==> flow/design.v <==
`default_nettype none
module MagComp
  #(parameter WIDTH = 30)
  (output logic AltB, AeqB, AgtB,
   input logic [WIDTH-1:0] A,
   input logic [WIDTH-1:0] B);
  assign AltB= (A<B);
  assign AgtB= (A>B);
  assign AeqB= (A==B);
endmodule : MagComp
module Adder
  #(parameter WIDTH = 30)
  (output logic [WIDTH:0] S,
   input logic add,
   input logic [WIDTH-1:0] A,
   input logic [WIDTH-1:0] B);
  assign S = add ? A+B : A-B;
endmodule : Adder
module Multiplier
  #(parameter WIDTH = 30)
  (output logic [(WIDTH*2)-1:0] S,
   input logic [WIDTH-1:0] A,
   input logic [WIDTH-1:0] B);
  assign S = A*B;
endmodule : Multiplier
module Mux2to1
  #(parameter WIDTH = 30)
  (output logic [WIDTH-1:0]Y,
   input logic S,
   input logic [WIDTH-1:0]I0,
   input logic [WIDTH-1:0]I1);
  assign Y=S?I1:I0;
endmodule : Mux2to1
module Register
  #(parameter WIDTH = 3)
  (input logic [WIDTH-1:0] D,
   input logic en, clear,
   input logic clock,
   output logic [WIDTH-1:0] Q);
  always_ff @(posedge clock)
    if (clear)
      Q <= 0;
    else if (en)
      Q <= D;
    else
      Q <= Q;
endmodule: Register
module Counter
  #(parameter WIDTH = 4)
  (input logic clock,
   input logic clear,
   input logic en,
   output logic [WIDTH-1:0] Q);
  always_ff @(posedge clock) begin
    if (clear) begin
      Q <= 0;
    end
    else if (en) begin
      Q <= Q + 1'b1;
    end
    else begin
      Q <= Q;
    end
  end
endmodule: Counter
module Synchronizer
  (input logic async,
   input logic clock,
   output logic sync);
  logic tmp1, tmp2;
  assign tmp2 = tmp1;
  always_ff @(posedge clock)
    tmp1 <= async;
  always_ff @(posedge clock)
    sync <= tmp2;
endmodule : Synchronizer
module ShiftRegister_8_128 
  (input logic [7:0] data_in,
   input logic en,
   input logic clock, rst,
   output logic [127:0] Q);
  always_ff @(posedge clock) begin
    if (rst) begin
      Q <= 128'b0;
    end
    else if (en) begin
      Q <= {Q[119:0],data_in};
    end
    else begin
      Q <= Q;
    end
  end
endmodule : ShiftRegister_8_128
module ShiftRegister_6_96
  (input logic [5:0] data_in,
   input logic en,
   input logic clock, rst,
   output logic [95:0] Q);
  always_ff @(posedge clock) begin
    if (rst) begin
      Q <= 96'b0;
    end
    else if (en) begin
      Q <= {Q[89:0],data_in};
    end
    else begin
      Q <= Q;
    end
  end
endmodule : ShiftRegister_6_96
module ShiftRegister_48_96
  (input logic [47:0] data_in,
   input logic en,
   input logic clock, rst,
   output logic [95:0] Q);
  always_ff @(posedge clock) begin
    if (rst) begin
      Q <= 96'b0;
    end
    else if (en) begin
      Q <= {Q[47:0],data_in};
    end
    else begin
      Q <= Q;
    end
  end
endmodule : ShiftRegister_48_96
module edge_detector (
    input logic signal,
    input logic clk,
    output logic pulse
);
    logic tmp1;
    always_ff @(posedge clk) begin
        tmp1<=signal;
    end
    assign pulse = (~tmp1)& signal;
endmodule: edge_detector
module ShiftRegister_12_96
  (input logic [11:0] data_in,
   input logic en,
   input logic clock, rst,
   output logic [95:0] Q);
  always_ff @(posedge clock) begin
    if (rst) begin
      Q <= 96'b0;
    end
    else if (en) begin
      Q <= {Q[83:0],data_in};
    end
    else begin
      Q <= Q;
    end
  end
endmodule : ShiftRegister_12_96
module ShiftRegister_20_160
  (input logic [19:0] data_in,
   input logic en,
   input logic clock, rst,
   output logic [159:0] Q);
  always_ff @(posedge clock) begin
    if (rst) begin
      Q <= 160'b0;
    end
    else if (en) begin
      Q <= {Q[149:0],data_in};
    end
    else begin
      Q <= Q;
    end
  end
endmodule : ShiftRegister_20_160
module ShiftRegister_96_96
  (input logic [95:0] data_in,
   input logic en,
   input logic clock, rst,
   output logic [95:0] Q);
  always_ff @(posedge clock) begin
    if (rst) begin
      Q <= 96'b0;
    end
    else if (en) begin
      Q <= data_in;
    end
    else begin
      Q <= Q;
    end
  end
endmodule : ShiftRegister_96_96
module ShiftRegister_160_160
  (input logic [159:0] data_in,
   input logic en,
   input logic clock, rst,
   output logic [159:0] Q);
  always_ff @(posedge clock) begin
    if (rst) begin
      Q <= 160'b0;
    end
    else if (en) begin
      Q <= data_in;
    end
    else begin
      Q <= Q;
    end
  end
endmodule : ShiftRegister_160_160
module ShiftRegister_80_160
  (input logic [79:0] data_in,
   input logic en,
   input logic clock, rst,
   output logic [159:0] Q);
  always_ff @(posedge clock) begin
    if (rst) begin
      Q <= 160'b0;
    end
    else if (en) begin
      Q <= {Q[79:0],data_in};
    end
    else begin
      Q <= Q;
    end
  end
endmodule : ShiftRegister_80_160
module ShiftRegister_40_160
  (input logic [39:0] data_in,
   input logic en,
   input logic clock, rst,
   output logic [159:0] Q);
  always_ff @(posedge clock) begin
    if (rst) begin
      Q <= 160'b0;
    end
    else if (en) begin
      Q <= {Q[119:0],data_in};
    end
    else begin
      Q <= Q;
    end
  end
endmodule : ShiftRegister_40_160
`default_nettype none
module Add_Path(input logic [63:0] mat_A, mat_B,
                input logic clk, rst, add_en,
                input logic sign,
                output logic [159:0] mat_out,
                output logic finish);
    logic shift_en;
    logic [19:0] shift_in;
    logic [4:0] add1_out, add2_out;
    logic [3:0] add1_in1, add1_in2, add2_in1, add2_in2;
    Adder #(4) add1 (.S(add1_out), .add(~sign), .A(add1_in1), .B(add1_in2));
    Adder #(4) add2 (.S(add2_out), .add(~sign), .A(add2_in1), .B(add2_in2));
    assign shift_in[19:10] = {5'b0, add1_out};
    assign shift_in[9:0] = {5'b0, add2_out};
    ShiftRegister_20_160 shift1 (.data_in(shift_in), .en(shift_en), .clock(clk), .rst(rst), .Q(mat_out));
    add_fsm fsm (.mat_A(mat_A), .mat_B(mat_B), .clk(clk), .rst(rst), .add_en(add_en),
                 .add1_in1(add1_in1), .add1_in2(add1_in2), .add2_in1(add2_in1), .add2_in2(add2_in2),
                 .shift_en(shift_en), .finish(finish));
endmodule : Add_Path
module add_fsm (input logic [63:0] mat_A, mat_B,
                input logic clk, rst, add_en,
                output logic [3:0] add1_in1, add1_in2, add2_in1, add2_in2,
                output logic shift_en, finish);
    logic [3:0] mat_A_1, mat_A_2, mat_A_3, mat_A_4;
    logic [3:0] mat_A_5, mat_A_6, mat_A_7, mat_A_8;
    logic [3:0] mat_A_9, mat_A_10, mat_A_11, mat_A_12;
    logic [3:0] mat_A_13, mat_A_14, mat_A_15, mat_A_16;
    logic [3:0] mat_B_1, mat_B_2, mat_B_3, mat_B_4;
    logic [3:0] mat_B_5, mat_B_6, mat_B_7, mat_B_8;
    logic [3:0] mat_B_9, mat_B_10, mat_B_11, mat_B_12;
    logic [3:0] mat_B_13, mat_B_14, mat_B_15, mat_B_16;
    assign mat_A_1 = mat_A[63:60];
    assign mat_A_2 = mat_A[59:56];
    assign mat_A_3 = mat_A[55:52];
    assign mat_A_4 = mat_A[51:48];
    assign mat_A_5 = mat_A[47:44];
    assign mat_A_6 = mat_A[43:40];
    assign mat_A_7 = mat_A[39:36];
    assign mat_A_8 = mat_A[35:32];
    assign mat_A_9 = mat_A[31:28];
    assign mat_A_10 = mat_A[27:24];
    assign mat_A_11 = mat_A[23:20];
    assign mat_A_12 = mat_A[19:16];
    assign mat_A_13 = mat_A[15:12];
    assign mat_A_14 = mat_A[11:8];
    assign mat_A_15 = mat_A[7:4];
    assign mat_A_16 = mat_A[3:0];
    assign mat_B_1 = mat_B[63:60];
    assign mat_B_2 = mat_B[59:56];
    assign mat_B_3 = mat_B[55:52];
    assign mat_B_4 = mat_B[51:48];
    assign mat_B_5 = mat_B[47:44];
    assign mat_B_6 = mat_B[43:40];
    assign mat_B_7 = mat_B[39:36];
    assign mat_B_8 = mat_B[35:32];
    assign mat_B_9 = mat_B[31:28];
    assign mat_B_10 = mat_B[27:24];
    assign mat_B_11 = mat_B[23:20];
    assign mat_B_12 = mat_B[19:16];
    assign mat_B_13 = mat_B[15:12];
    assign mat_B_14 = mat_B[11:8];
    assign mat_B_15 = mat_B[7:4];
    assign mat_B_16 = mat_B[3:0];
    enum logic [3:0] {S,A1,A2,A3,A4,A5,A6,A7,A8,E} cur_state, n_state;
    always_comb begin
        case(cur_state)
            S: begin
                add1_in1 = 4'b0;
                add1_in2 = 4'b0;
                add2_in1 = 4'b0;
                add2_in2 = 4'b0;
                shift_en = 1'b0;
                finish = 1'b0;
                if(add_en) begin
                    n_state = A1;
                end
                else begin
                    n_state = S;
                end
            end
            A1: begin
                add1_in1 = mat_A_1;
                add1_in2 = mat_B_1;
                add2_in1 = mat_A_2;
                add2_in2 = mat_B_2;
                shift_en = 1'b1;
                finish = 1'b0;
                n_state = A2;
            end
            A2: begin
                add1_in1 = mat_A_3;
                add1_in2 = mat_B_3;
                add2_in1 = mat_A_4;
                add2_in2 = mat_B_4;
                shift_en = 1'b1;
                finish = 1'b0;
                n_state = A3;
            end
            A3: begin
                add1_in1 = mat_A_5;
                add1_in2 = mat_B_5;
                add2_in1 = mat_A_6;
                add2_in2 = mat_B_6;
                shift_en = 1'b1;
                finish = 1'b0;
                n_state = A4;
            end
            A4: begin
                add1_in1 = mat_A_7;
                add1_in2 = mat_B_7;
                add2_in1 = mat_A_8;
                add2_in2 = mat_B_8;
                shift_en = 1'b1;
                finish = 1'b0;
                n_state = A5;
            end
            A5: begin
                add1_in1 = mat_A_9;
                add1_in2 = mat_B_9;
                add2_in1 = mat_A_10;
                add2_in2 = mat_B_10;
                shift_en = 1'b1;
                finish = 1'b0;
                n_state = A6;
            end
            A6: begin
                add1_in1 = mat_A_11;
                add1_in2 = mat_B_11;
                add2_in1 = mat_A_12;
                add2_in2 = mat_B_12;
                shift_en = 1'b1;
                finish = 1'b0;
                n_state = A7;
            end
            A7: begin
                add1_in1 = mat_A_13;
                add1_in2 = mat_B_13;
                add2_in1 = mat_A_14;
                add2_in2 = mat_B_14;
                shift_en = 1'b1;
                finish = 1'b0;
                n_state = A8;
            end
            A8: begin
                add1_in1 = mat_A_15;
                add1_in2 = mat_B_15;
                add2_in1 = mat_A_16;
                add2_in2 = mat_B_16;
                shift_en = 1'b1;
                finish = 1'b0;
                n_state = E;
            end
            E: begin
                add1_in1 = 4'b0;
                add1_in2 = 4'b0;
                add2_in1 = 4'b0;
                add2_in2 = 4'b0;
                shift_en = 1'b0;
                finish = 1'b1;
                n_state = E;
            end
            default: begin
                add1_in1 = 4'b0;
                add1_in2 = 4'b0;
                add2_in1 = 4'b0;
                add2_in2 = 4'b0;
                shift_en = 1'b0;
                finish = 1'b0;
                n_state = S;
            end
        endcase
    end
    always_ff @(posedge clk) begin
        if(rst)
            cur_state <= S;
        else
            cur_state <= n_state;
    end
endmodule : add_fsm
`default_nettype none
module Multiply_Path(input logic [63:0] mat_A, mat_B,
                     input logic clk, rst, mult_en,
                     output logic [159:0] mat_out,
                     output logic finish);
    logic [3:0] mult1_in1, mult1_in2;
    logic [7:0] mult1_out;
    logic [3:0] mult2_in1, mult2_in2;
    logic [7:0] mult2_out;
    logic [3:0] mult3_in1, mult3_in2;
    logic [7:0] mult3_out;
    logic [3:0] mult4_in1, mult4_in2;
    logic [7:0] mult4_out;
    logic [3:0] mult5_in1, mult5_in2;
    logic [7:0] mult5_out;
    logic [3:0] mult6_in1, mult6_in2;
    logic [7:0] mult6_out;
    logic [3:0] mult7_in1, mult7_in2;
    logic [7:0] mult7_out;
    logic [3:0] mult8_in1, mult8_in2;
    logic [7:0] mult8_out;
    logic [7:0] add_in1, add_in2, add_in3, add_in4;
    logic [9:0] add_out;
    logic [7:0] add_in5, add_in6, add_in7, add_in8;
    logic [9:0] add_out2;
    logic layer_1_en, layer_2_en;
    Multiplier #(4) mult1(.S(mult1_out),
                          .A(mult1_in1),
                          .B(mult1_in2));
    Multiplier #(4) mult2(.S(mult2_out),
                          .A(mult2_in1),
                          .B(mult2_in2));
    Multiplier #(4) mult3(.S(mult3_out),
                          .A(mult3_in1),
                          .B(mult3_in2));
    Multiplier #(4) mult4(.S(mult4_out),
                          .A(mult4_in1),
                          .B(mult4_in2));
    Multiplier #(4) mult5(.S(mult5_out),
                          .A(mult5_in1),
                          .B(mult5_in2));
    Multiplier #(4) mult6(.S(mult6_out),
                          .A(mult6_in1),
                          .B(mult6_in2));
    Multiplier #(4) mult7(.S(mult7_out),
                          .A(mult7_in1),
                          .B(mult7_in2));
    Multiplier #(4) mult8(.S(mult8_out),
                          .A(mult8_in1),
                          .B(mult8_in2));
    Register #(32) layer_1_reg(.D({mult1_out, mult2_out, mult3_out, mult4_out}),
                               .en(layer_1_en),
                               .clock(clk),
                               .clear(rst),
                               .Q({add_in1, add_in2, add_in3, add_in4}));
    Register #(32) layer_1_2_reg(.D({mult5_out, mult6_out, mult7_out, mult8_out}),
                                 .en(layer_1_en),
                                 .clock(clk),
                                 .clear(rst),
                                 .Q({add_in5, add_in6, add_in7, add_in8}));
    assign add_out = add_in1 + add_in2 + add_in3 + add_in4;
    assign add_out2 = add_in5 + add_in6 + add_in7 + add_in8;
    ShiftRegister_20_160 shift_register(.data_in({add_out, add_out2}),
                                      .en(layer_2_en),
                                      .clock(clk),
                                      .rst(rst),
                                      .Q(mat_out));
    mult_fsm fsm(.mat_A(mat_A),
                 .mat_B(mat_B),
                 .clk(clk),
                 .rst(rst),
                 .mult_en(mult_en),
                 .mult1_in1(mult1_in1),
                 .mult1_in2(mult1_in2),
                 .mult2_in1(mult2_in1),
                 .mult2_in2(mult2_in2),
                 .mult3_in1(mult3_in1),
                 .mult3_in2(mult3_in2),
                 .mult4_in1(mult4_in1),
                 .mult4_in2(mult4_in2),
                 .mult5_in1(mult5_in1),
                 .mult5_in2(mult5_in2),
                 .mult6_in1(mult6_in1),
                 .mult6_in2(mult6_in2),
                 .mult7_in1(mult7_in1),
                 .mult7_in2(mult7_in2),
                 .mult8_in1(mult8_in1),
                 .mult8_in2(mult8_in2),
                 .layer_1_en(layer_1_en),
                 .layer_2_en(layer_2_en),
                 .finish(finish));
endmodule : Multiply_Path
module mult_fsm(input logic [63:0] mat_A, mat_B,
                input logic clk, rst, mult_en,
                output logic [3:0] mult1_in1, mult1_in2,
                output logic [3:0] mult2_in1, mult2_in2,
                output logic [3:0] mult3_in1, mult3_in2,
                output logic [3:0] mult4_in1, mult4_in2,
                output logic [3:0] mult5_in1, mult5_in2,
                output logic [3:0] mult6_in1, mult6_in2,
                output logic [3:0] mult7_in1, mult7_in2,
                output logic [3:0] mult8_in1, mult8_in2,
                output logic layer_1_en, layer_2_en, finish);
    logic [3:0] mat_A_1, mat_A_2, mat_A_3, mat_A_4;
    logic [3:0] mat_A_5, mat_A_6, mat_A_7, mat_A_8;
    logic [3:0] mat_A_9, mat_A_10, mat_A_11, mat_A_12;
    logic [3:0] mat_A_13, mat_A_14, mat_A_15, mat_A_16;
    logic [3:0] mat_B_1, mat_B_2, mat_B_3, mat_B_4;
    logic [3:0] mat_B_5, mat_B_6, mat_B_7, mat_B_8;
    logic [3:0] mat_B_9, mat_B_10, mat_B_11, mat_B_12;
    logic [3:0] mat_B_13, mat_B_14, mat_B_15, mat_B_16;
    assign mat_A_1 = mat_A[63:60];
    assign mat_A_2 = mat_A[59:56];
    assign mat_A_3 = mat_A[55:52];
    assign mat_A_4 = mat_A[51:48];
    assign mat_A_5 = mat_A[47:44];
    assign mat_A_6 = mat_A[43:40];
    assign mat_A_7 = mat_A[39:36];
    assign mat_A_8 = mat_A[35:32];
    assign mat_A_9 = mat_A[31:28];
    assign mat_A_10 = mat_A[27:24];
    assign mat_A_11 = mat_A[23:20];
    assign mat_A_12 = mat_A[19:16];
    assign mat_A_13 = mat_A[15:12];
    assign mat_A_14 = mat_A[11:8];
    assign mat_A_15 = mat_A[7:4];
    assign mat_A_16 = mat_A[3:0];
    assign mat_B_1 = mat_B[63:60];
    assign mat_B_2 = mat_B[59:56];
    assign mat_B_3 = mat_B[55:52];
    assign mat_B_4 = mat_B[51:48];
    assign mat_B_5 = mat_B[47:44];
    assign mat_B_6 = mat_B[43:40];
    assign mat_B_7 = mat_B[39:36];
    assign mat_B_8 = mat_B[35:32];
    assign mat_B_9 = mat_B[31:28];
    assign mat_B_10 = mat_B[27:24];
    assign mat_B_11 = mat_B[23:20];
    assign mat_B_12 = mat_B[19:16];
    assign mat_B_13 = mat_B[15:12];
    assign mat_B_14 = mat_B[11:8];
    assign mat_B_15 = mat_B[7:4];
    assign mat_B_16 = mat_B[3:0];
    enum logic [4:0] {S,M1,M2A1,M3A2,M4A3,M5A4,M6A5,M7A6,M8A7,A8,E} cur_state, n_state;
    always_comb begin
        case(cur_state)
            S: begin
                mult1_in1 = 4'b0;
                mult1_in2 = 4'b0;
                mult2_in1 = 4'b0;
                mult2_in2 = 4'b0;
                mult3_in1 = 4'b0;
                mult3_in2 = 4'b0;
                mult4_in1 = 4'b0;
                mult4_in2 = 4'b0;
                mult5_in1 = 4'b0;
                mult5_in2 = 4'b0;
                mult6_in1 = 4'b0;
                mult6_in2 = 4'b0;
                mult7_in1 = 4'b0;
                mult7_in2 = 4'b0;
                mult8_in1 = 4'b0;
                mult8_in2 = 4'b0;
                layer_1_en = 1'b0;
                layer_2_en = 1'b0;
                finish = 1'b0;
                if(mult_en)
                    n_state = M1;
                else
                    n_state = S;
            end
            M1: begin
                mult1_in1 = mat_A_1;
                mult1_in2 = mat_B_1;
                mult2_in1 = mat_A_2;
                mult2_in2 = mat_B_5;
                mult3_in1 = mat_A_3;
                mult3_in2 = mat_B_9;
                mult4_in1 = mat_A_4;
                mult4_in2 = mat_B_13;
                mult5_in1 = mat_A_1;
                mult5_in2 = mat_B_2;
                mult6_in1 = mat_A_2;
                mult6_in2 = mat_B_6;
                mult7_in1 = mat_A_3;
                mult7_in2 = mat_B_10;
                mult8_in1 = mat_A_4;
                mult8_in2 = mat_B_14;
                layer_1_en = 1'b1;
                layer_2_en = 1'b0;
                finish = 1'b0;
                n_state = M2A1;
            end
            M2A1: begin
                mult1_in1 = mat_A_1;
                mult1_in2 = mat_B_3;
                mult2_in1 = mat_A_2;
                mult2_in2 = mat_B_7;
                mult3_in1 = mat_A_3;
                mult3_in2 = mat_B_11;
                mult4_in1 = mat_A_4;
                mult4_in2 = mat_B_15;
                mult5_in1 = mat_A_1;
                mult5_in2 = mat_B_4;
                mult6_in1 = mat_A_2;
                mult6_in2 = mat_B_8;
                mult7_in1 = mat_A_3;
                mult7_in2 = mat_B_12;
                mult8_in1 = mat_A_4;
                mult8_in2 = mat_B_16;
                layer_1_en = 1'b1;
                layer_2_en = 1'b1;
                finish = 1'b0;
                n_state = M3A2;
            end
            M3A2: begin
                mult1_in1 = mat_A_5;
                mult1_in2 = mat_B_1;
                mult2_in1 = mat_A_6;
                mult2_in2 = mat_B_5;
                mult3_in1 = mat_A_7;
                mult3_in2 = mat_B_9;
                mult4_in1 = mat_A_8;
                mult4_in2 = mat_B_13;
                mult5_in1 = mat_A_5;
                mult5_in2 = mat_B_2;
                mult6_in1 = mat_A_6;
                mult6_in2 = mat_B_6;
                mult7_in1 = mat_A_7;
                mult7_in2 = mat_B_10;
                mult8_in1 = mat_A_8;
                mult8_in2 = mat_B_14;
                layer_1_en = 1'b1;
                layer_2_en = 1'b1;
                finish = 1'b0;
                n_state = M4A3;
            end
            M4A3: begin
                mult1_in1 = mat_A_5;
                mult1_in2 = mat_B_3;
                mult2_in1 = mat_A_6;
                mult2_in2 = mat_B_7;
                mult3_in1 = mat_A_7;
                mult3_in2 = mat_B_11;
                mult4_in1 = mat_A_8;
                mult4_in2 = mat_B_15;
                mult5_in1 = mat_A_5;
                mult5_in2 = mat_B_4;
                mult6_in1 = mat_A_6;
                mult6_in2 = mat_B_8;
                mult7_in1 = mat_A_7;
                mult7_in2 = mat_B_12;
                mult8_in1 = mat_A_8;
                mult8_in2 = mat_B_16;
                layer_1_en = 1'b1;
                layer_2_en = 1'b1;
                finish = 1'b0;
                n_state = M5A4;
            end
            M5A4: begin
                mult1_in1 = mat_A_9;
                mult1_in2 = mat_B_1;
                mult2_in1 = mat_A_10;
                mult2_in2 = mat_B_5;
                mult3_in1 = mat_A_11;
                mult3_in2 = mat_B_9;
                mult4_in1 = mat_A_12;
                mult4_in2 = mat_B_13;
                mult5_in1 = mat_A_9;
                mult5_in2 = mat_B_2;
                mult6_in1 = mat_A_10;
                mult6_in2 = mat_B_6;
                mult7_in1 = mat_A_11;
                mult7_in2 = mat_B_10;
                mult8_in1 = mat_A_12;
                mult8_in2 = mat_B_14;
                layer_1_en = 1'b1;
                layer_2_en = 1'b1;
                finish = 1'b0;
                n_state = M6A5;
            end
            M6A5: begin
                mult1_in1 = mat_A_9;
                mult1_in2 = mat_B_3;
                mult2_in1 = mat_A_10;
                mult2_in2 = mat_B_7;
                mult3_in1 = mat_A_11;
                mult3_in2 = mat_B_11;
                mult4_in1 = mat_A_12;
                mult4_in2 = mat_B_15;
                mult5_in1 = mat_A_9;
                mult5_in2 = mat_B_4;
                mult6_in1 = mat_A_10;
                mult6_in2 = mat_B_8;
                mult7_in1 = mat_A_11;
                mult7_in2 = mat_B_12;
                mult8_in1 = mat_A_12;
                mult8_in2 = mat_B_16;
                layer_1_en = 1'b1;
                layer_2_en = 1'b1;
                finish = 1'b0;
                n_state = M7A6;
            end
            M7A6: begin
                mult1_in1 = mat_A_13;
                mult1_in2 = mat_B_1;
                mult2_in1 = mat_A_14;
                mult2_in2 = mat_B_5;
                mult3_in1 = mat_A_15;
                mult3_in2 = mat_B_9;
                mult4_in1 = mat_A_16;
                mult4_in2 = mat_B_13;
                mult5_in1 = mat_A_13;
                mult5_in2 = mat_B_2;
                mult6_in1 = mat_A_14;
                mult6_in2 = mat_B_6;
                mult7_in1 = mat_A_15;
                mult7_in2 = mat_B_10;
                mult8_in1 = mat_A_16;
                mult8_in2 = mat_B_14;
                layer_1_en = 1'b1;
                layer_2_en = 1'b1;
                finish = 1'b0;
                n_state = M8A7;
            end
            M8A7: begin
                mult1_in1 = mat_A_13;
                mult1_in2 = mat_B_3;
                mult2_in1 = mat_A_14;
                mult2_in2 = mat_B_7;
                mult3_in1 = mat_A_15;
                mult3_in2 = mat_B_11;
                mult4_in1 = mat_A_16;
                mult4_in2 = mat_B_15;
                mult5_in1 = mat_A_13;
                mult5_in2 = mat_B_4;
                mult6_in1 = mat_A_14;
                mult6_in2 = mat_B_8;
                mult7_in1 = mat_A_15;
                mult7_in2 = mat_B_12;
                mult8_in1 = mat_A_16;
                mult8_in2 = mat_B_16;
                layer_1_en = 1'b1;
                layer_2_en = 1'b1;
                finish = 1'b0;
                n_state = A8;
            end
            A8: begin
                mult1_in1 = 4'b0;
                mult1_in2 = 4'b0;
                mult2_in1 = 4'b0;
                mult2_in2 = 4'b0;
                mult3_in1 = 4'b0;
                mult3_in2 = 4'b0;
                mult4_in1 = 4'b0;
                mult4_in2 = 4'b0;
                mult5_in1 = 4'b0;
                mult5_in2 = 4'b0;
                mult6_in1 = 4'b0;
                mult6_in2 = 4'b0;
                mult7_in1 = 4'b0;
                mult7_in2 = 4'b0;
                mult8_in1 = 4'b0;
                mult8_in2 = 4'b0;
                layer_1_en = 1'b0;
                layer_2_en = 1'b1;
                finish = 1'b0;
                n_state = E;
            end
            E: begin
                mult1_in1 = 4'b0;
                mult1_in2 = 4'b0;
                mult2_in1 = 4'b0;
                mult2_in2 = 4'b0;
                mult3_in1 = 4'b0;
                mult3_in2 = 4'b0;
                mult4_in1 = 4'b0;
                mult4_in2 = 4'b0;
                mult5_in1 = 4'b0;
                mult5_in2 = 4'b0;
                mult6_in1 = 4'b0;
                mult6_in2 = 4'b0;
                mult7_in1 = 4'b0;
                mult7_in2 = 4'b0;
                mult8_in1 = 4'b0;
                mult8_in2 = 4'b0;
                layer_1_en = 1'b0;
                layer_2_en = 1'b0;
                finish = 1'b1;
                n_state = E;
            end
            default: begin
                mult1_in1 = 4'b0;
                mult1_in2 = 4'b0;
                mult2_in1 = 4'b0;
                mult2_in2 = 4'b0;
                mult3_in1 = 4'b0;
                mult3_in2 = 4'b0;
                mult4_in1 = 4'b0;
                mult4_in2 = 4'b0;
                mult5_in1 = 4'b0;
                mult5_in2 = 4'b0;
                mult6_in1 = 4'b0;
                mult6_in2 = 4'b0;
                mult7_in1 = 4'b0;
                mult7_in2 = 4'b0;
                mult8_in1 = 4'b0;
                mult8_in2 = 4'b0;
                layer_1_en = 1'b0;
                layer_2_en = 1'b0;
                finish = 1'b0;
                n_state = S;
            end
        endcase
    end
    always_ff @(posedge clk) begin
        if(rst)
            cur_state <= S;
        else
            cur_state <= n_state;
    end
endmodule : mult_fsm
`default_nettype none
module Matrix_Calculator 
    (input logic [7:0] data_in,
     input logic enter, sw,
     input logic [1:0] operation,
     input logic clk, rst,
     output logic [4:0] data_out,
     output logic finish, error,
     output logic [3:0] index);
    logic input_en;
    logic[127:0] input_matrix;
    logic[1:0] input_op;
    logic[159:0] add_output, mul_output;
    logic[159:0] selected_output;
    logic[63:0] input_matrix_A, input_matrix_B;
    logic add_en, mul_en;
    logic add_finish, mul_finish;
    logic switch_pulse, enter_pulse;
    assign input_matrix_A = input_matrix[127:64];
    assign input_matrix_B = input_matrix[63:0];
    ShiftRegister_8_128 shift_register(.data_in(data_in),
                                      .en(enter_pulse && input_en),
                                      .clock(clk),
                                      .rst(rst),
                                      .Q(input_matrix));
    Register #(2) op_reg(.D(operation),
                         .en(enter_pulse && input_en),
                         .clock(clk),
                         .clear(rst),
                         .Q(input_op));
    Mux2to1 #(160) output_mux(.Y(selected_output),
                             .I1(add_output),
                             .I0(mul_output),
                             .S(input_op[1]));
    matrix_calc_fsm fsm(.clk(clk),
                        .rst(rst),
                        .enter(enter_pulse),
                        .add_finish(add_finish),
                        .mul_finish(mul_finish),
                        .finish(finish),
                        .input_op(input_op),
                        .input_en(input_en),
                        .error(error),
                        .mul_en(mul_en),
                        .add_en(add_en));
    Add_Path add_logic(.mat_A(input_matrix_A),
                       .mat_B(input_matrix_B),
                       .clk(clk),
                       .rst(rst),
                       .add_en(add_en),
                       .sign(input_op[0]),
                       .mat_out(add_output),
                       .finish(add_finish));
    Multiply_Path mul_logic(.mat_A(input_matrix_A),
                            .mat_B(input_matrix_B),
                            .clk(clk),
                            .rst(rst),
                            .mult_en(mul_en),
                            .mat_out(mul_output),
                            .finish(mul_finish));
    edge_detector sw_de(.clk(clk),
                        .signal(sw),
                        .pulse(switch_pulse));
    edge_detector ed_de(.clk(clk),
                        .signal(enter),
                        .pulse(enter_pulse));
    logic [4:0] index_count;
    Counter #(5) index_counter(.clock(clk),
                               .clear(rst),
                               .en(finish && switch_pulse),
                               .Q(index_count));
    assign index = index_count[4:1];
    always_comb begin
        case(index_count)
            5'b0000_0: data_out = selected_output[159:155];
            5'b0000_1: data_out = selected_output[154:150];
            5'b0001_0: data_out = selected_output[149:145];
            5'b0001_1: data_out = selected_output[144:140];
            5'b0010_0: data_out = selected_output[139:135];
            5'b0010_1: data_out = selected_output[134:130];
            5'b0011_0: data_out = selected_output[129:125];
            5'b0011_1: data_out = selected_output[124:120];
            5'b0100_0: data_out = selected_output[119:115];
            5'b0100_1: data_out = selected_output[114:110];
            5'b0101_0: data_out = selected_output[109:105];
            5'b0101_1: data_out = selected_output[104:100];
            5'b0110_0: data_out = selected_output[99:95];
            5'b0110_1: data_out = selected_output[94:90];
            5'b0111_0: data_out = selected_output[89:85];
            5'b0111_1: data_out = selected_output[84:80];
            5'b1000_0: data_out = selected_output[79:75];
            5'b1000_1: data_out = selected_output[74:70];
            5'b1001_0: data_out = selected_output[69:65];
            5'b1001_1: data_out = selected_output[64:60];
            5'b1010_0: data_out = selected_output[59:55];
            5'b1010_1: data_out = selected_output[54:50];
            5'b1011_0: data_out = selected_output[49:45];
            5'b1011_1: data_out = selected_output[44:40];
            5'b1100_0: data_out = selected_output[39:35];
            5'b1100_1: data_out = selected_output[34:30];
            5'b1101_0: data_out = selected_output[29:25];
            5'b1101_1: data_out = selected_output[24:20];
            5'b1110_0: data_out = selected_output[19:15];
            5'b1110_1: data_out = selected_output[14:10];
            5'b1111_0: data_out = selected_output[9:5];
            5'b1111_1: data_out = selected_output[4:0];
            default: data_out = 5'b0;
        endcase
    end
endmodule : Matrix_Calculator
module matrix_calc_fsm (input logic clk, rst,
                        input logic enter,
                        input logic [1:0] input_op,
                        input logic add_finish, mul_finish,
                        output logic finish,
                        output logic input_en, error,
                        output logic mul_en, add_en);
    enum logic [4:0] {S,S1,S2,S3,S4,S5,S6,S7,S8,
                      S9,S10,S11,S12,S13,S14,S15,S16,
                      M,A,E,F} cur_state, n_state;
    always_comb begin
        case(cur_state)
            S: begin
                input_en = 1'b1;
                error = 1'b0;
                mul_en = 1'b0;
                add_en = 1'b0;
                finish = 1'b0;
                if(enter) begin
                    n_state = S1;
                end
                else begin
                    n_state = S;
                end
            end
            S1: begin
                input_en = 1'b1;
                error = 1'b0;
                mul_en = 1'b0;
                add_en = 1'b0;
                finish = 1'b0;
                if(enter) begin
                    n_state = S2;
                end
                else begin
                    n_state = S1;
                end
            end
            S2: begin
                input_en = 1'b1;
                error = 1'b0;
                mul_en = 1'b0;
                add_en = 1'b0;
                finish = 1'b0;
                if(enter) begin
                    n_state = S3;
                end
                else begin
                    n_state = S2;
                end
            end
            S3: begin
                input_en = 1'b1;
                error = 1'b0;
                mul_en = 1'b0;
                add_en = 1'b0;
                finish = 1'b0;
                if(enter) begin
                    n_state = S4;
                end
                else begin
                    n_state = S3;
                end
            end
            S4: begin
                input_en = 1'b1;
                error = 1'b0;
                mul_en = 1'b0;
                add_en = 1'b0;
                finish = 1'b0;
                if(enter) begin
                    n_state = S5;
                end
                else begin
                    n_state = S4;
                end
            end
            S5: begin
                input_en = 1'b1;
                error = 1'b0;
                mul_en = 1'b0;
                add_en = 1'b0;
                finish = 1'b0;
                if(enter) begin
                    n_state = S6;
                end
                else begin
                    n_state = S5;
                end
            end
            S6: begin
                input_en = 1'b1;
                error = 1'b0;
                mul_en = 1'b0;
                add_en = 1'b0;
                finish = 1'b0;
                if(enter) begin
                    n_state = S7;
                end
                else begin
                    n_state = S6;
                end
            end
            S7: begin
                input_en = 1'b1;
                error = 1'b0;
                mul_en = 1'b0;
                add_en = 1'b0;
                finish = 1'b0;
                if(enter) begin
                    n_state = S8;
                end
                else begin
                    n_state = S7;
                end
            end
            S8: begin
                input_en = 1'b1;
                error = 1'b0;
                mul_en = 1'b0;
                add_en = 1'b0;
                finish = 1'b0;
                if(enter) begin
                    n_state = S9;
                end
                else begin
                    n_state = S8;
                end
            end
            S9: begin
                input_en = 1'b1;
                error = 1'b0;
                mul_en = 1'b0;
                add_en = 1'b0;
                finish = 1'b0;
                if(enter) begin
                    n_state = S10;
                end
                else begin
                    n_state = S9;
                end
            end
            S10: begin
                input_en = 1'b1;
                error = 1'b0;
                mul_en = 1'b0;
                add_en = 1'b0;
                finish = 1'b0;
                if(enter) begin
                    n_state = S11;
                end
                else begin
                    n_state = S10;
                end
            end
            S11: begin
                input_en = 1'b1;
                error = 1'b0;
                mul_en = 1'b0;
                add_en = 1'b0;
                finish = 1'b0;
                if(enter) begin
                    n_state = S12;
                end
                else begin
                    n_state = S11;
                end
            end
            S12: begin
                input_en = 1'b1;
                error = 1'b0;
                mul_en = 1'b0;
                add_en = 1'b0;
                finish = 1'b0;
                if(enter) begin
                    n_state = S13;
                end
                else begin
                    n_state = S12;
                end
            end
            S13: begin
                input_en = 1'b1;
                error = 1'b0;
                mul_en = 1'b0;
                add_en = 1'b0;
                finish = 1'b0;
                if(enter) begin
                    n_state = S14;
                end
                else begin
                    n_state = S13;
                end
            end
            S14: begin
                input_en = 1'b1;
                error = 1'b0;
                mul_en = 1'b0;
                add_en = 1'b0;
                finish = 1'b0;
                if(enter) begin
                    n_state = S15;
                end
                else begin
                    n_state = S14;
                end
            end
            S15: begin
                input_en = 1'b1;
                error = 1'b0;
                mul_en = 1'b0;
                add_en = 1'b0;
                finish = 1'b0;
                if(enter) begin
                    n_state = S16;
                end
                else begin
                    n_state = S15;
                end
            end
            S16: begin
                input_en = 1'b0;
                mul_en = 1'b0;
                add_en = 1'b0;
                finish = 1'b0;
                if (input_op == 2'b00) begin
                    n_state = M;
                    error = 1'b0;
                    mul_en = 1'b1;
                end
                else if (input_op[1] == 1'b1) begin
                    n_state = A;
                    error = 1'b0;
                    add_en = 1'b1;
                end
                else begin
                    n_state = F;
                    error = 1'b1;
                end
            end
            F: begin
                input_en = 1'b0;
                error = 1'b1;
                mul_en = 1'b0;
                add_en = 1'b0;
                finish = 1'b0;
                n_state = F;
            end
            M: begin
                input_en = 1'b0;
                mul_en = 1'b0;
                add_en = 1'b0;
                error = 1'b0;
                if (mul_finish) begin
                    n_state = E;
                    finish = 1'b1;
                end
                else begin
                    n_state = M;
                    finish = 1'b0;
                end
            end
            A: begin
                input_en = 1'b0;
                mul_en = 1'b0;
                add_en = 1'b0;
                error = 1'b0;
                if (add_finish) begin
                    n_state = E;
                    finish = 1'b1;
                end
                else begin
                    n_state = A;
                    finish = 1'b0;
                end
            end
            E: begin
                input_en = 1'b0;
                mul_en = 1'b0;
                add_en = 1'b0;
                error = 1'b0;
                finish = 1'b1;
                n_state = E;
            end
            default: begin
                input_en = 1'b0;
                mul_en = 1'b0;
                add_en = 1'b0;
                error = 1'b0;
                finish = 1'b0;
                n_state = S;
            end
        endcase
    end
    always_ff @(posedge clk) begin
        if(rst)
            cur_state <= S;
        else
            cur_state <= n_state;
    end
endmodule : matrix_calc_fsm
`default_nettype none
module my_chip (
    input logic [11:0] io_in,  
    output logic [11:0] io_out,  
    input logic clock,
    input logic reset  
);
    logic [7:0] data_in;
    logic enter, sw;
    logic rst;
    logic [1:0] operation;
    logic [4:0] data_out;
    logic finish, error;
    logic [3:0] index;
    Synchronizer sync1(.async(io_in[0]), .clock(clock), .sync(data_in[0]));
    Synchronizer sync2(.async(io_in[1]), .clock(clock), .sync(data_in[1]));
    Synchronizer sync3(.async(io_in[2]), .clock(clock), .sync(data_in[2]));
    Synchronizer sync4(.async(io_in[3]), .clock(clock), .sync(data_in[3]));
    Synchronizer sync5(.async(io_in[4]), .clock(clock), .sync(data_in[4]));
    Synchronizer sync6(.async(io_in[5]), .clock(clock), .sync(data_in[5]));
    Synchronizer sync7(.async(io_in[6]), .clock(clock), .sync(data_in[6]));
    Synchronizer sync8(.async(io_in[7]), .clock(clock), .sync(data_in[7]));
    Synchronizer sync9(.async(io_in[8]), .clock(clock), .sync(enter));
    Synchronizer sync10(.async(io_in[9]), .clock(clock), .sync(sw));
    Synchronizer sync11(.async(io_in[10]), .clock(clock), .sync(operation[0]));
    Synchronizer sync12(.async(io_in[11]), .clock(clock), .sync(operation[1]));
    Synchronizer sync13(.async(reset), .clock(clock), .sync(rst));
    assign io_out[4:0] = data_out[4:0];
    assign io_out[5] = finish;
    assign io_out[6] = error;
    assign io_out[10:7] = index[3:0];
    assign io_out[11] = 1'b0;
    Matrix_Calculator matrix_calculator(.data_in(data_in),
                                        .enter(enter),
                                        .sw(sw),
                                        .operation(operation), 
                                        .clk(clock), 
                                        .rst(rst), 
                                        .data_out(data_out), 
                                        .finish(finish), 
                                        .error(error), 
                                        .index(index));
endmodule
# Reports on my_chip
# The steps from the RTL of my_chip to its reports follow in flow order.
# Lines are those of the file above, counted from 1.
# Operators: Yosys type, input widths -> output width; for muxes data width and select width s.
# Cell names lack the library's common part.
# Not given: n/a
[inputs]
design = "my_chip"
clock_port = "clock"
library = "sky130hd"
lib_corner = "tt_025C_1v80"

# Elaborated design
# Yosys after proc, flatten, opt, wreduce and memory -nomap, before mapping. Enables and synchronous resets that opt folds into registers are not counted as muxes. Memory bits, and registers merged into a memory's read port (data or address), are not among the register bits. Print and check cells are not counted.
[bits]
regBits = 481
output_inout_bits = 12
input_bits = 14
word_cells = 212
[classes]
n_mux = 62
n_reduce_logical = 19
n_logic = 4
mul = 8
n_eq = 70
addsub = 11
[ops]
columns = ["operator", "count"]
rows = [
  ["$mul 4x4->8", 8],
  ["$pmux 5 s32", 1],
  ["$mux 160", 1],
  ["$pmux 4 s8", 4],
  ["$eq 5x5->1 const B", 21],
  ["$pmux 5 s21", 1],
  ["$eq 5x4->1 const B", 19],
  ["$pmux 4 s4", 4],
  ["$pmux 4 s2", 8],
  ["$eq 5x3->1 const B", 12],
  ["$pmux 5 s10", 1],
  ["$pmux 4 s9", 1],
  ["$eq 5x2->1 const B", 6],
  ["$mux 1", 26],
  ["$reduce_or 8->1", 3],
  ["$add 10x8->10", 2],
  ["$add 9x8->10", 2],
  ["$add 8x8->9", 2],
  ["$reduce_or 16->1", 1],
  ["$eq 4x3->1 const B", 4],
  ["$eq 5x1->1 const B", 3],
  ["$logic_not 5->1", 3],
  ["$mux 5", 3],
  ["$reduce_or 2->1", 6],
  ["$mux 3", 4],
  ["$add 4x4->5", 2],
  ["$sub 4x4->5", 2],
  ["$mux 2", 5],
]
# Not listed: further kinds 13, cells in them 19.

# Depth
# Yosys ltp: most cells in a row. Word level: on the elaborated netlist, between registers, memories and ports. Mapped: between sequential cells and ports; inverters and the memories' decode and read muxes count.
[logic_depth]
depth_word = 5
abc_area = 0
mapped_depth = 17
depth_no_buf = 15

# Netlist
# The flow's flattened synthesis, as Yosys stat reports it; memories are mapped. The netlist is that of the ABC_AREA named above (0 if unset); the other value can give another one.
[mapped]
ff_cells = 509
sequential_area_um2 = 10189.8
area_um2 = 25430.6
cells = 3131
n_buf = 230
[by_type]
columns = ["cell_type", "count", "area_total_um2"]
rows = [
  ["dfxtp_1", 509, 1.02E+04],
  ["nand2_1", 888, 3.33E+03],
  ["a21oi_1", 472, 2.36E+03],
  ["ha_1", 130, 1626.56],
  ["fa_1", 66, 1.32E+03],
  ["a22oi_1", 120, 900.864],
  ["nor2_1", 157, 589.315],
  ["clkbuf_1", 153, 574.301],
  ["mux2i_1", 40, 400.384],
  ["xnor2_1", 35, 306.544],
  ["inv_1", 67, 251.491],
  ["or2_2", 37, 231.472],
  ["nor2b_1", 33, 206.448],
  ["buf_2", 38, 190.182],
  ["o21ai_0", 36, 180.173],
  ["a22o_1", 20, 175.168],
  ["nor4b_1", 20, 175.168],
  ["a21o_1", 21, 157.651],
]
# Other cell types: 50; their cells: 289.
# By module: a second synthesis without flattening, with its own total; a netlist apart from the flattened one above.
[hier_totals]
cells_unflattened = 3171
area_unflattened_um2 = 32023.2
# Each row is one instance without its submodules.
[by_module]
columns = ["module", "seq_area_um2", "n_inst", "mod_area_um2", "cells"]
rows = [
  ["ShiftRegister_20_160", 3203.1, 2, 5693.0, 516],
  ["ShiftRegister_8_128", 2562.5, 1, 4652.0, 412],
  ["Multiplier #(WIDTH=4)", 0.0, 8, 447.9, 51],
  ["Mux2to1 #(WIDTH=160)", 0.0, 1, 2342.2, 178],
  ["Register #(WIDTH=32)", 640.6, 2, 1163.6, 103],
  ["Matrix_Calculator", 0.0, 1, 1745.4, 256],
  ["Multiply_Path", 0.0, 1, 1542.7, 185],
  ["mult_fsm", 220.2, 1, 1300.0, 185],
  ["add_fsm", 200.2, 1, 1016.0, 123],
  ["matrix_calc_fsm", 420.4, 1, 800.8, 76],
  ["Synchronizer", 40.0, 13, 40.0, 2],
  ["Adder #(WIDTH=4)", 0.0, 2, 195.2, 23],
  ["Counter #(WIDTH=5)", 100.1, 1, 247.7, 22],
  ["Register #(WIDTH=2)", 40.0, 1, 67.6, 6],
]
# Further modules, not shown: 3.

# Worst setup path after synthesis
# Path of least setup slack by OpenSTA after synthesis, without wires, with an ideal clock, recovery checks aside; 20% of the period is set as input and as output delay. Where synthesis merged equal registers, the netlist keeps one of their names.
[synth_path]
path_kind = "register -> output"
from = "reg matrix_calculator.index_counter.Q[2]"
to = "out io_out[3]"
delay_ns = 2.149
path_buffers = 3
arrival_time_ns = 2.149
output_delay_ns = 2.000
stages = 11
t_first_pin_ns = 0.000
required_time_ns = 8.000
setup_slack_ns = 5.851
clock_period_ns = 10.0
period_less_setup_slack_ns = 4.149
# "delay_ns" is the arrival time less input delay plus setup time.
# A path that ends at an output port has no setup time.
# "stages" counts driving pins, that of a launching flip-flop among them; a cell with two outputs on the path counts twice.
# "period_less_setup_slack_ns" = period - worst setup slack (recovery checks aside). The figure is calculated, with input and output delays left at 20% of the set period.
# The rows between start and end are the longest chain of elaborated cells between them; the timing report does not say that the signal goes this way. Where chains are equally long, one stands for them.
# Each line given opens the expression or statement behind the cell; cells for indexed reads and writes are added by Yosys, which also makes memories of some case tables.
# At most two assigning lines are given for a register; there are more.
[synth_between]
path_cell_list = "dfxtp_1 -> buf_2 -> buf_1 -> nand2_1 -> nor2_1 -> ha_1 -> clkbuf_1 -> a221oi_1 -> o211ai_1 -> a222oi_1 -> o2111ai_1"
elab_chain_len = 2
cells_between = 33
cone_lines = 1
classes_between = "31 x eq/ne; 1 x mux; 1 x reduce/logical"
[synth_lines]
columns = ["item", "line", "text"]
rows = [
  ["from (decl)", 53, "output logic [WIDTH-1:0] Q);"],
  ["from (assign)", 56, "Q <= 0;"],
  ["from (assign)", 59, "Q <= Q + 1'b1;"],
  ["$eq 5x5->1", 915, "case(index_count)"],
  ["$pmux 5 s32", 915, ""],
  ["to (decl)", 1256, "output logic [11:0] io_out,"],
]

# Timing after layout
# From the final timing report of entry A: the path of least setup slack in the routed layout; clock arrival at registers is part of the times.
[layout_path]
path_kind = "register -> output"
from = "reg matrix_calculator.index_counter.Q[2]"
to = "out io_out[0]"
t_first_pin_ns = 0.58
output_delay_ns = 1.93
path_buffers = 4
required_time_ns = 7.72
arrival_time_ns = 4.50
setup_slack_ns = 3.22
stages = 14
clock_period_ns = 9.65
# The rows between start and end are the longest chain of elaborated cells between them; the timing report does not say that the signal goes this way. Where chains are equally long, one stands for them.
# At most two assigning lines are given for a register; there are more.
[layout_between]
path_cell_list = "dfxtp_1 -> buf_2 -> buf_1 -> nand2_1 -> nor2_1 -> ha_1 -> clkbuf_1 -> nand2_1 -> o211ai_1 -> o21ai_0 -> a21oi_1 -> a21oi_1 -> nand4_1 -> clkdlybuf4s50_1"
elab_chain_len = 2
cells_between = 33
cone_lines = 1
classes_between = "31 x eq/ne; 1 x mux; 1 x reduce/logical"
[layout_lines]
columns = ["item", "line", "text"]
rows = [
  ["from (decl)", 53, "output logic [WIDTH-1:0] Q);"],
  ["from (assign)", 56, "Q <= 0;"],
  ["from (assign)", 59, "Q <= Q + 1'b1;"],
  ["$eq 5x5->1", 915, "case(index_count)"],
  ["$pmux 5 s32", 915, ""],
  ["to (decl)", 1256, "output logic [11:0] io_out,"],
]

Appendix: measured runs

Stored flow runs of my_chip (4 of them; Yosys, OpenROAD, sky130hd). They differ in their settings and are not a sequence. Constraints: input delay and output delay 20% of the set period each, output load 0.01 pF.
"achievedPeriod_ns" = clock period - worst setup slack. The figure is calculated, with input and output delays left at 20% of the set period.
"worst_setup_path_time_ns" means the part of the period allowed to the worst setup path (the constraints hold back 20% at inputs and 20% at outputs) less its slack; where the path has registers, the arrival times of their clocks count too.
"design_power_uw": no workload was simulated; the value follows from the tool's default switching activity.

# entry A
==> flow/run.sh <==
#!/bin/bash
# the make line also repeats the synthesis and layout settings of config.mk as NAME=value (left out here)
make -C /OpenROAD-flow-scripts/flow DESIGN_CONFIG=/design/flow/config.mk WORK_HOME=/design/flow/orfs CLKGATE_MAP_FILE= finish
==> flow/config.mk <==
export PLATFORM = sky130hd
export DESIGN_NAME = my_chip
export DESIGN_NICKNAME = my_chip
export VERILOG_FILES = /design/flow/design.v
export SDC_FILE = /design/flow/constraint.sdc
export NUM_CORES = 4
export LEC_CHECK = 0
export ABC_AREA = 0
export CAP_MARGIN = 20
export CORE_MARGIN = 7
export CORE_UTILIZATION = 24
export CTS_CLUSTER_DIAMETER = 203
export CTS_CLUSTER_SIZE = 30
export GPL_ROUTABILITY_DRIVEN = 0
export GPL_TIMING_DRIVEN = 0
export HOLD_SLACK_MARGIN = 0.26
export MAX_ROUTING_LAYER = met5
export PLACE_DENSITY_LB_ADDON = 0.19
export SETUP_SLACK_MARGIN = 2.27
export SLEW_MARGIN = 20
export TNS_END_PERCENT = 60
==> flow/constraint.sdc <==
create_clock -name core_clock -period 9.65 [get_ports {clock}]
set_input_delay 1.9300 -clock core_clock [delete_from_list [all_inputs] [get_ports {clock}]]
set_output_delay 1.9300 -clock core_clock [all_outputs]
set_load 0.01 [all_outputs]

==> entry A: results <==
achievedPeriod_ns=6.434
design_power_uw=3336
synth_chip_area_um2=25430.6
finish.stdcell_area_um2=28051.9
worst_setup_path_time_ns=4.50
worstPathKind="register -> output"
die_um2=115270.0
timing.hold.ws_ns=0.333
final_setup_tns_ns=0.000
fin_ws_ns=3.216

# entry B
==> flow/run.sh <==
#!/bin/bash
# the make line also repeats the synthesis and layout settings of config.mk as NAME=value (left out here)
make -C /OpenROAD-flow-scripts/flow DESIGN_CONFIG=/design/flow/config.mk WORK_HOME=/design/flow/orfs CLKGATE_MAP_FILE= finish
==> flow/config.mk <==
export PLATFORM = sky130hd
export DESIGN_NAME = my_chip
export DESIGN_NICKNAME = my_chip
export VERILOG_FILES = /design/flow/design.v
export SDC_FILE = /design/flow/constraint.sdc
export NUM_CORES = 4
export LEC_CHECK = 0
export CAP_MARGIN = 40
export CELL_PAD_IN_SITES_DETAIL_PLACEMENT = 1
export CELL_PAD_IN_SITES_GLOBAL_PLACEMENT = 3
export CORE_MARGIN = 7
export CORE_UTILIZATION = 40
export CTS_CLUSTER_DIAMETER = 111
export GPL_TIMING_DRIVEN = 0
export MAX_ROUTING_LAYER = met5
export MIN_ROUTING_LAYER = met1
export SLEW_MARGIN = 20
export TNS_END_PERCENT = 45
==> flow/constraint.sdc <==
create_clock -name core_clock -period 4.49 [get_ports {clock}]
set_input_delay 0.8980 -clock core_clock [delete_from_list [all_inputs] [get_ports {clock}]]
set_output_delay 0.8980 -clock core_clock [all_outputs]
set_load 0.01 [all_outputs]

==> entry B: results <==
fin_ws_ns=0.066
final_setup_tns_ns=0.000
die_um2=70833.2
synth_chip_area_um2=25430.6
achievedPeriod_ns=4.424
design_power_uw=9680
worst_setup_path_time_ns=3.53
worstPathKind="register -> output"
timing.hold.ws_ns=0.325
finish.stdcell_area_um2=29438.2

# entry C
==> flow/run.sh <==
#!/bin/bash
# the make line also repeats the synthesis and layout settings of config.mk as NAME=value (left out here)
make -C /OpenROAD-flow-scripts/flow DESIGN_CONFIG=/design/flow/config.mk WORK_HOME=/design/flow/orfs CLKGATE_MAP_FILE= finish
==> flow/config.mk <==
export PLATFORM = sky130hd
export DESIGN_NAME = my_chip
export DESIGN_NICKNAME = my_chip
export VERILOG_FILES = /design/flow/design.v
export SDC_FILE = /design/flow/constraint.sdc
export NUM_CORES = 4
export LEC_CHECK = 0
export CAP_MARGIN = 20
export CORE_MARGIN = 2
export CORE_UTILIZATION = 40
export SLEW_MARGIN = 20
==> flow/constraint.sdc <==
create_clock -name core_clock -period 10.0 [get_ports {clock}]
set_input_delay 2.0000 -clock core_clock [delete_from_list [all_inputs] [get_ports {clock}]]
set_output_delay 2.0000 -clock core_clock [all_outputs]
set_load 0.01 [all_outputs]

==> entry C: results <==
design_power_uw=4321
worst_setup_path_time_ns=4.72
worstPathKind="register -> output"
timing.hold.ws_ns=0.327
die_um2=65610.3
finish.stdcell_area_um2=28068.2
final_setup_tns_ns=0.000
synth_chip_area_um2=25430.6
fin_ws_ns=3.283
achievedPeriod_ns=6.717

# entry D
==> flow/run.sh <==
#!/bin/bash
# the make line also repeats the synthesis and layout settings of config.mk as NAME=value (left out here)
make -C /OpenROAD-flow-scripts/flow DESIGN_CONFIG=/design/flow/config.mk WORK_HOME=/design/flow/orfs CLKGATE_MAP_FILE= finish
==> flow/config.mk <==
export PLATFORM = sky130hd
export DESIGN_NAME = my_chip
export DESIGN_NICKNAME = my_chip
export VERILOG_FILES = /design/flow/design.v
export SDC_FILE = /design/flow/constraint.sdc
export NUM_CORES = 4
export LEC_CHECK = 0
export CAP_MARGIN = 40
export CELL_PAD_IN_SITES_DETAIL_PLACEMENT = 1
export CORE_MARGIN = 7
export CORE_UTILIZATION = 40
export CTS_CLUSTER_DIAMETER = 111
export GPL_TIMING_DRIVEN = 0
export MAX_ROUTING_LAYER = met4
export MIN_ROUTING_LAYER = met1
export SLEW_MARGIN = 20
export TNS_END_PERCENT = 45
==> flow/constraint.sdc <==
create_clock -name core_clock -period 4.49 [get_ports {clock}]
set_input_delay 0.8980 -clock core_clock [delete_from_list [all_inputs] [get_ports {clock}]]
set_output_delay 0.8980 -clock core_clock [all_outputs]
set_load 0.01 [all_outputs]

==> entry D: results <==
design_power_uw=9403
achievedPeriod_ns=4.523
final_setup_tns_ns=-0.033
synth_chip_area_um2=25430.6
die_um2=70833.2
worst_setup_path_time_ns=3.62
worstPathKind="register -> output"
fin_ws_ns=-0.033
timing.hold.ws_ns=0.325
finish.stdcell_area_um2=28994.1
